==> flow/design.v <==
module alu_top (
    input             clk,
    input      [7:0]  a,
    input      [7:0]  b,
    input      [3:0]  sel,
    output reg [15:0] out
);
    reg  [7:0]  a_q, b_q;
    reg  [3:0]  sel_q;
    wire [15:0] alu_out;
    always @(posedge clk) begin
        a_q   <= a;
        b_q   <= b;
        sel_q <= sel;
        out   <= alu_out;
    end
    alu u_alu (.a(a_q), .b(b_q), .sel(sel_q), .out(alu_out));
endmodule

`timescale 1ns / 1ps
module alu(
    input [7:0] a,b,
    input [3:0] sel,
    output reg [15:0] out
    );
    always@(*)
        begin
            case(sel)
                4'b0000 : out=a+b;
                4'b0001 : out=a+1;
                4'b0010 : out=a-b;
                4'b0011 : out=a*b;
                4'b0100 : out=(b==0) ? 16'd0 : a/b;
                4'b0101 : out=(b==0) ? 16'd0 : a%b;
                4'b0110 : out=a&b;
                4'b0111 : out=a|b;
                4'b1000 : out=~(a&b);
                4'b1001 : out=~(a|b);
                4'b1010 : out=a^b;
                default: out=0;
            endcase        
        end    
endmodule
==> reports on alu_top <==
Tool chain data of alu_top
Tool output for the design above before and after an edit, in the order of the flow.
Lines under "orig" count in the file above, lines under "edited" in the edited file.
"diff" is "edited" less "orig", of the values as shown; "change_rel_pct" is that difference over "orig", in percent.
Operators: Yosys type, input widths -> output width; for muxes data width and select width s.
Cell names lack the library's common part.
{"block": "inputs", "top": "alu_top", "clock": "clk", "library": "sky130hd", "pvt_corner": "tt_025C_1v80"}

Diff
The edit as a unified diff against the file above.
The edit is scripted: it alters the design's behaviour and was not made to optimise anything.
begin of diff
@@ -4,6 +4,8 @@
     input      [7:0]  b,
     input      [3:0]  sel,
-    output reg [15:0] out
+    output reg [15:0] out_o
 );
+    reg [15:0] out;
+    always @(posedge clk) out_o <= out;
     reg  [7:0]  a_q, b_q;
     reg  [3:0]  sel_q;
@@ -17,5 +19,4 @@
     alu u_alu (.a(a_q), .b(b_q), .sel(sel_q), .out(alu_out));
 endmodule
-
 `timescale 1ns / 1ps
 module alu(
end of diff

Elaborated design
Source: Yosys, flattened and elaborated, memories not mapped. Widths are those after wreduce; folded enables and synchronous resets count as part of the registers. Registers that Yosys merges into a memory's read port (data or address) are not register bits. Print and check cells do not count. Equal cells are merged and count once.
{"block": "bits", "item": "word_cells", "orig": 30, "edited": 31, "diff": 1, "change_rel_pct": 3.33}
{"block": "bits", "item": "register_bits", "orig": 36, "edited": 52, "diff": 16, "change_rel_pct": 44.44}
{"block": "op_classes", "item": "addsub", "orig": 3, "edited": 3, "diff": 0, "change_rel_pct": 0.00}
{"block": "op_classes", "item": "multipliers", "orig": 1, "edited": 1, "diff": 0, "change_rel_pct": 0.00}
{"block": "op_classes", "item": "n_reduce_logical", "orig": 2, "edited": 2, "diff": 0, "change_rel_pct": 0.00}
{"block": "op_classes", "item": "eq_ne", "orig": 10, "edited": 10, "diff": 0, "change_rel_pct": 0.00}
{"block": "op_classes", "item": "bitwise", "orig": 5, "edited": 5, "diff": 0, "change_rel_pct": 0.00}
{"block": "op_classes", "item": "n_mux", "orig": 3, "edited": 3, "diff": 0, "change_rel_pct": 0.00}
{"block": "op_classes", "item": "div_mod_pow", "orig": 2, "edited": 2, "diff": 0, "change_rel_pct": 0.00}
Unchanged operator kinds not shown: 18.

Logic depth
Longest topological path by Yosys (ltp), each cell counted once; first at word level (registers and memories cut), then after technology mapping (sequential cells cut; the memories' decode and read muxes count).
{"block": "logic_depth", "item": "depth_word", "orig": 3, "edited": 3, "diff": 0, "change_rel_pct": 0.00}
{"block": "logic_depth", "item": "abc_area", "orig": "0", "edited": "0"}
{"block": "logic_depth", "item": "mapped_depth", "orig": 154, "edited": 154, "diff": 0, "change_rel_pct": 0.00}
{"block": "logic_depth", "item": "ltp_nobuf", "orig": 147, "edited": 147, "diff": 0, "change_rel_pct": 0.00}

After synthesis
Source: synth_stat.txt of the flow (Yosys; design flattened, memories mapped). It holds for the ABC_AREA given above (unset counts as 0); a run with the other value may have another netlist.
{"block": "types", "cell_type": "dfxtp_1", "orig": 36, "edited": 52, "diff": 16, "change_rel_pct": 44.44}
Unchanged cell types not shown: 99.
{"block": "mapped", "item": "mapped_area_mm2", "orig": 0.0105326, "edited": 0.0108529, "diff": 0.0003203, "change_rel_pct": 3.04}
{"block": "mapped", "item": "ffs", "orig": 36, "edited": 52, "diff": 16, "change_rel_pct": 44.44}
{"block": "mapped", "item": "buffers", "orig": 40, "edited": 40, "diff": 0, "change_rel_pct": 0.00}
{"block": "mapped", "item": "mapped_cells", "orig": 1384, "edited": 1400, "diff": 16, "change_rel_pct": 1.16}
By module: a second synthesis without flattening, with its own total; a netlist apart from the flattened one above.
{"block": "hier_totals", "item": "cells_unflattened", "orig": 1326, "edited": 1342, "diff": 16, "change_rel_pct": 1.21}
{"block": "hier_totals", "item": "hier_area_mm2", "orig": 0.0103149, "edited": 0.0106352, "diff": 0.0003203, "change_rel_pct": 3.11}
Each row is one instance without its submodules.
{"block": "by_module_orig", "mod": "alu", "mod_area_mm2": 0.0095942, "seq_area_mm2": 0, "n_inst": 1, "cells": 1290}
{"block": "by_module_orig", "mod": "alu_top", "mod_area_mm2": 0.0007207, "seq_area_mm2": 0.0007207, "n_inst": 1, "cells": 36}
{"block": "by_module_edited", "mod": "alu", "mod_area_mm2": 0.0095942, "seq_area_mm2": 0, "n_inst": 1, "cells": 1290}
{"block": "by_module_edited", "mod": "alu_top", "mod_area_mm2": 0.001041, "seq_area_mm2": 0.001041, "n_inst": 1, "cells": 52}

Worst setup path after synthesis
OpenSTA on the mapped netlist: ideal clock, no wires. The path of least setup slack (recovery checks aside). Input and output delay are each 20% of the period. Register names are those of the netlist, which keeps one name where synthesis merged equal registers.
{"block": "synth_path", "item": "kind", "orig": "register to register", "edited": "register to register"}
{"block": "synth_path", "item": "startpoint", "orig": "register b_q[1]", "edited": "register b_q[1]"}
{"block": "synth_path", "item": "endpoint", "orig": "register out[2]", "edited": "register out[2]"}
{"block": "synth_path", "item": "tclk_ps", "orig": 32000, "edited": 32000, "diff": 0, "change_rel_pct": 0.00}
{"block": "synth_path", "item": "t_first_pin_ps", "orig": 0, "edited": 0, "diff": 0}
{"block": "synth_path", "item": "arrival_ps", "orig": 30052, "edited": 30052, "diff": 0, "change_rel_pct": 0.00}
{"block": "synth_path", "item": "slack_ps", "orig": 1826, "edited": 1826, "diff": 0}
{"block": "synth_path", "item": "path_stages", "orig": 140, "edited": 140, "diff": 0, "change_rel_pct": 0.00}
{"block": "synth_path", "item": "path_delay_ps", "orig": 30174, "edited": 30174, "diff": 0, "change_rel_pct": 0.00}
{"block": "synth_path", "item": "synth_period_reached_ps", "orig": 30174, "edited": 30174, "diff": 0, "change_rel_pct": 0.00}
"path_delay_ps" is the arrival time less input delay plus setup time.
"path_stages": output pins that drive a net of the path, with the launching flip-flop's if there is one; two outputs of one cell count as two.
"synth_period_reached_ps" is the clock period less the worst setup slack; recovery checks do not enter. This is arithmetic on one report: input and output delays are still those of the set period (20% each).
Between the ends stands the longest chain of elaborated cells between them, by number of cells; it is not shown to be the way that was timed. Of several equally long chains one is given.
A line is the first line of the expression or statement that the cell stems from. Yosys adds cells for indexed reads and writes and turns some case tables into memories.
{"block": "synth_via_orig", "path_cell_list": "dfxtp_1 clkinv_1 ha_1 o21a_1 o21ai_0 o21bai_1 ha_1 a21oi_1 or4_1 o31a_1 nor2_1 ha_1 o21a_1 o22ai_1 mux2_2 ha_1 a21oi_1 nand2_1 (+104 left out) inv_1 nand3_1 or3_1 buf_2 clkbuf_1 a21oi_1 fa_1 a21o_1 a21o_1 a21o_1 a21oi_1 o21bai_1 a21oi_1 o21a_1 nand2_2 nor4_4 nor3_1 a311o_1", "elab_chain_len": 3, "cells_between": 9, "classes_between": "add/sub: 2; mul: 1; div: 2; mux: 3; reduce/logical: 1"}
{"block": "synth_rtl_orig", "item": "start: declaration", "line_no": 8, "rtl": "reg  [7:0]  a_q, b_q;"}
{"block": "synth_rtl_orig", "item": "start: assignment", "line_no": 13, "rtl": "b_q   <= b;"}
{"block": "synth_rtl_orig", "item": "$mod 8x8->16", "line_no": 34, "rtl": "4'b0101 : out=(b==0) ? 16'd0 : a%b;"}
{"block": "synth_rtl_orig", "item": "$mux 16", "line_no": 34}
{"block": "synth_rtl_orig", "item": "$pmux 16 s11", "line_no": 28, "rtl": "case(sel)"}
{"block": "synth_rtl_orig", "item": "end: assignment", "line_no": 15, "rtl": "out   <= alu_out;"}
{"block": "synth_rtl_orig", "item": "end: declaration", "line_no": 6, "rtl": "output reg [15:0] out"}
{"block": "synth_via_edited", "path_cell_list": "dfxtp_1 clkinv_1 ha_1 o21a_1 o21ai_0 o21bai_1 ha_1 a21oi_1 or4_1 o31a_1 nor2_1 ha_1 o21a_1 o22ai_1 mux2_2 ha_1 a21oi_1 nand2_1 (+104 left out) inv_1 nand3_1 or3_1 buf_2 clkbuf_1 a21oi_1 fa_1 a21o_1 a21o_1 a21o_1 a21oi_1 o21bai_1 a21oi_1 o21a_1 nand2_2 nor4_4 nor3_1 a311o_1", "elab_chain_len": 3, "cells_between": 9, "classes_between": "add/sub: 2; mul: 1; div: 2; mux: 3; reduce/logical: 1"}
{"block": "synth_rtl_edited", "item": "start: declaration", "line_no": 10, "rtl": "reg  [7:0]  a_q, b_q;"}
{"block": "synth_rtl_edited", "item": "start: assignment", "line_no": 15, "rtl": "b_q   <= b;"}
{"block": "synth_rtl_edited", "item": "$mod 8x8->16", "line_no": 35, "rtl": "4'b0101 : out=(b==0) ? 16'd0 : a%b;"}
{"block": "synth_rtl_edited", "item": "$mux 16", "line_no": 35}
{"block": "synth_rtl_edited", "item": "$pmux 16 s11", "line_no": 29, "rtl": "case(sel)"}
{"block": "synth_rtl_edited", "item": "end: assignment", "line_no": 17, "rtl": "out   <= alu_out;"}
{"block": "synth_rtl_edited", "item": "end: declaration", "line_no": 8, "rtl": "reg [15:0] out;"}

Worst path after layout
From the final timing report of the runs of pair 1: the path of least setup slack in the routed layout; clock arrival at registers is part of the times.
The path's times are printed in steps of 10 ps; the period is the one set.
{"block": "layout_path", "item": "kind", "orig": "register to register", "edited": "register to register"}
{"block": "layout_path", "item": "startpoint", "orig": "register b_q[4]", "edited": "register b_q[4]"}
{"block": "layout_path", "item": "endpoint", "orig": "register out[10]", "edited": "register out[4]"}
{"block": "layout_path", "item": "slack_ps", "orig": 2020, "edited": 1970, "diff": -50}
{"block": "layout_path", "item": "arrival_ps", "orig": 30110, "edited": 30170, "diff": 60, "change_rel_pct": 0.20}
{"block": "layout_path", "item": "path_stages", "orig": 137, "edited": 136, "diff": -1, "change_rel_pct": -0.73}
{"block": "layout_path", "item": "tclk_ps", "orig": 32000, "edited": 32000, "diff": 0, "change_rel_pct": 0.00}
{"block": "layout_path", "item": "t_first_pin_ps", "orig": 300, "edited": 300, "diff": 0, "change_rel_pct": 0.00}
Between the ends stands the longest chain of elaborated cells between them, by number of cells; it is not shown to be the way that was timed. Of several equally long chains one is given.
{"block": "layout_via_orig", "path_cell_list": "dfxtp_1 or4_4 or3_4 o21bai_1 ha_1 o211ai_1 nand2_1 nor3_2 o2bb2ai_2 nand2_1 ha_1 or3_1 o22ai_2 mux2_2 ha_1 o211ai_1 nand2_1 a41o_1 (+101 left out) o21ai_2 inv_2 nand3_1 or3_4 nor2_1 a21oi_1 fa_1 a21o_1 a21o_1 a21o_1 a21oi_1 o21bai_1 a21oi_2 o21a_1 and2_1 nor3_1 a2111oi_2 o21ai_1", "elab_chain_len": 3, "cells_between": 8, "classes_between": "add/sub: 1; mul: 1; div: 2; mux: 3; reduce/logical: 1"}
{"block": "layout_rtl_orig", "item": "start: declaration", "line_no": 8, "rtl": "reg  [7:0]  a_q, b_q;"}
{"block": "layout_rtl_orig", "item": "start: assignment", "line_no": 13, "rtl": "b_q   <= b;"}
{"block": "layout_rtl_orig", "item": "$mod 8x8->16", "line_no": 34, "rtl": "4'b0101 : out=(b==0) ? 16'd0 : a%b;"}
{"block": "layout_rtl_orig", "item": "$mux 16", "line_no": 34}
{"block": "layout_rtl_orig", "item": "$pmux 16 s11", "line_no": 28, "rtl": "case(sel)"}
{"block": "layout_rtl_orig", "item": "end: assignment", "line_no": 15, "rtl": "out   <= alu_out;"}
{"block": "layout_rtl_orig", "item": "end: declaration", "line_no": 6, "rtl": "output reg [15:0] out"}
{"block": "layout_via_edited", "path_cell_list": "dfxtp_1 or4_4 or3_4 o21bai_1 ha_1 a21oi_2 nand2_1 o31a_1 nor2_1 ha_1 o21a_1 o22ai_2 mux2_2 ha_1 o211ai_1 nand2_1 a41oi_1 buf_4 (+100 left out) inv_1 nand3_1 or3_4 nor2_1 a21oi_1 fa_1 a21o_1 a21o_1 a21o_1 a21oi_2 o21bai_1 a21oi_2 o21a_1 nand2_2 nor4_4 buf_6 mux2i_1 o221ai_1", "elab_chain_len": 3, "cells_between": 14, "classes_between": "add/sub: 2; mul: 1; div: 2; mux: 3; logic: 5; reduce/logical: 1"}
{"block": "layout_rtl_edited", "item": "start: declaration", "line_no": 10, "rtl": "reg  [7:0]  a_q, b_q;"}
{"block": "layout_rtl_edited", "item": "start: assignment", "line_no": 15, "rtl": "b_q   <= b;"}
{"block": "layout_rtl_edited", "item": "$mod 8x8->16", "line_no": 35, "rtl": "4'b0101 : out=(b==0) ? 16'd0 : a%b;"}
{"block": "layout_rtl_edited", "item": "$mux 16", "line_no": 35}
{"block": "layout_rtl_edited", "item": "$pmux 16 s11", "line_no": 29, "rtl": "case(sel)"}
{"block": "layout_rtl_edited", "item": "end: assignment", "line_no": 17, "rtl": "out   <= alu_out;"}
{"block": "layout_rtl_edited", "item": "end: declaration", "line_no": 8, "rtl": "reg [15:0] out;"}

Measured runs
Runs of the flow (Yosys, OpenROAD) on both versions; the two runs of a pair have the same settings. The constraints put input and output delay at 20% of the set period each and load the outputs with 0.01 pF.
{"block": "flow_settings_pair_1", "period_ns": 32.0, "CAP_MARGIN": 20, "CORE_MARGIN": 2, "CORE_UTILIZATION": 40, "SLEW_MARGIN": 20}
{"block": "measured_pair_1", "item": "final_cell_area_mm2", "orig": 0.0118076, "edited": 0.0121792, "diff": 0.0003716, "change_rel_pct": 3.15}
{"block": "measured_pair_1", "item": "design.die.area_mm2", "orig": 0.0276457, "edited": 0.0284664, "diff": 0.0008207, "change_rel_pct": 2.97}
{"block": "measured_pair_1", "item": "setup_worst_slack_ps", "orig": 2016, "edited": 1975, "diff": -41}
{"block": "measured_pair_1", "item": "synthesis_area_mm2", "orig": 0.0105326, "edited": 0.0108529, "diff": 0.0003203, "change_rel_pct": 3.04}
{"block": "measured_pair_1", "item": "timing.setup.tns_ps", "orig": 0, "edited": 0, "diff": 0}
{"block": "measured_pair_1", "item": "timing.achieved_period_ps", "orig": 29984, "edited": 30025, "diff": 41, "change_rel_pct": 0.14}
{"block": "measured_pair_1", "item": "final_util_frac", "orig": 0.454, "edited": 0.454, "diff": 0.000}
{"block": "measured_pair_1", "item": "hold_ws_ps", "orig": 762, "edited": 328, "diff": -434}
{"block": "flow_settings_pair_2", "ABC_AREA": 1, "CAP_MARGIN": 40, "CORE_UTILIZATION": 70, "PLACE_DENSITY": 0.51, "period_ns": 44.9, "CORE_MARGIN": 2, "SLEW_MARGIN": 20}
{"block": "measured_pair_2", "item": "final_cell_area_mm2", "orig": 0.0111595, "edited": 0.0114748, "diff": 0.0003153, "change_rel_pct": 2.83}
{"block": "measured_pair_2", "item": "design.die.area_mm2", "orig": 0.0160136, "edited": 0.0164866, "diff": 0.0004730, "change_rel_pct": 2.95}
{"block": "measured_pair_2", "item": "setup_worst_slack_ps", "orig": 16140, "edited": 16299, "diff": 159}
{"block": "measured_pair_2", "item": "synthesis_area_mm2", "orig": 0.0105126, "edited": 0.0108329, "diff": 0.0003203, "change_rel_pct": 3.05}
{"block": "measured_pair_2", "item": "timing.setup.tns_ps", "orig": 0, "edited": 0, "diff": 0}
{"block": "measured_pair_2", "item": "timing.achieved_period_ps", "orig": 28760, "edited": 28601, "diff": -159, "change_rel_pct": -0.55}
{"block": "measured_pair_2", "item": "final_util_frac", "orig": 0.765, "edited": 0.758, "diff": -0.007}
{"block": "measured_pair_2", "item": "hold_ws_ps", "orig": 749, "edited": 327, "diff": -422}
"timing.achieved_period_ps": clock period set for the run, less the worst setup slack. It is reckoned from that one timing run; input and output delays stay at 20% of the period that was set.
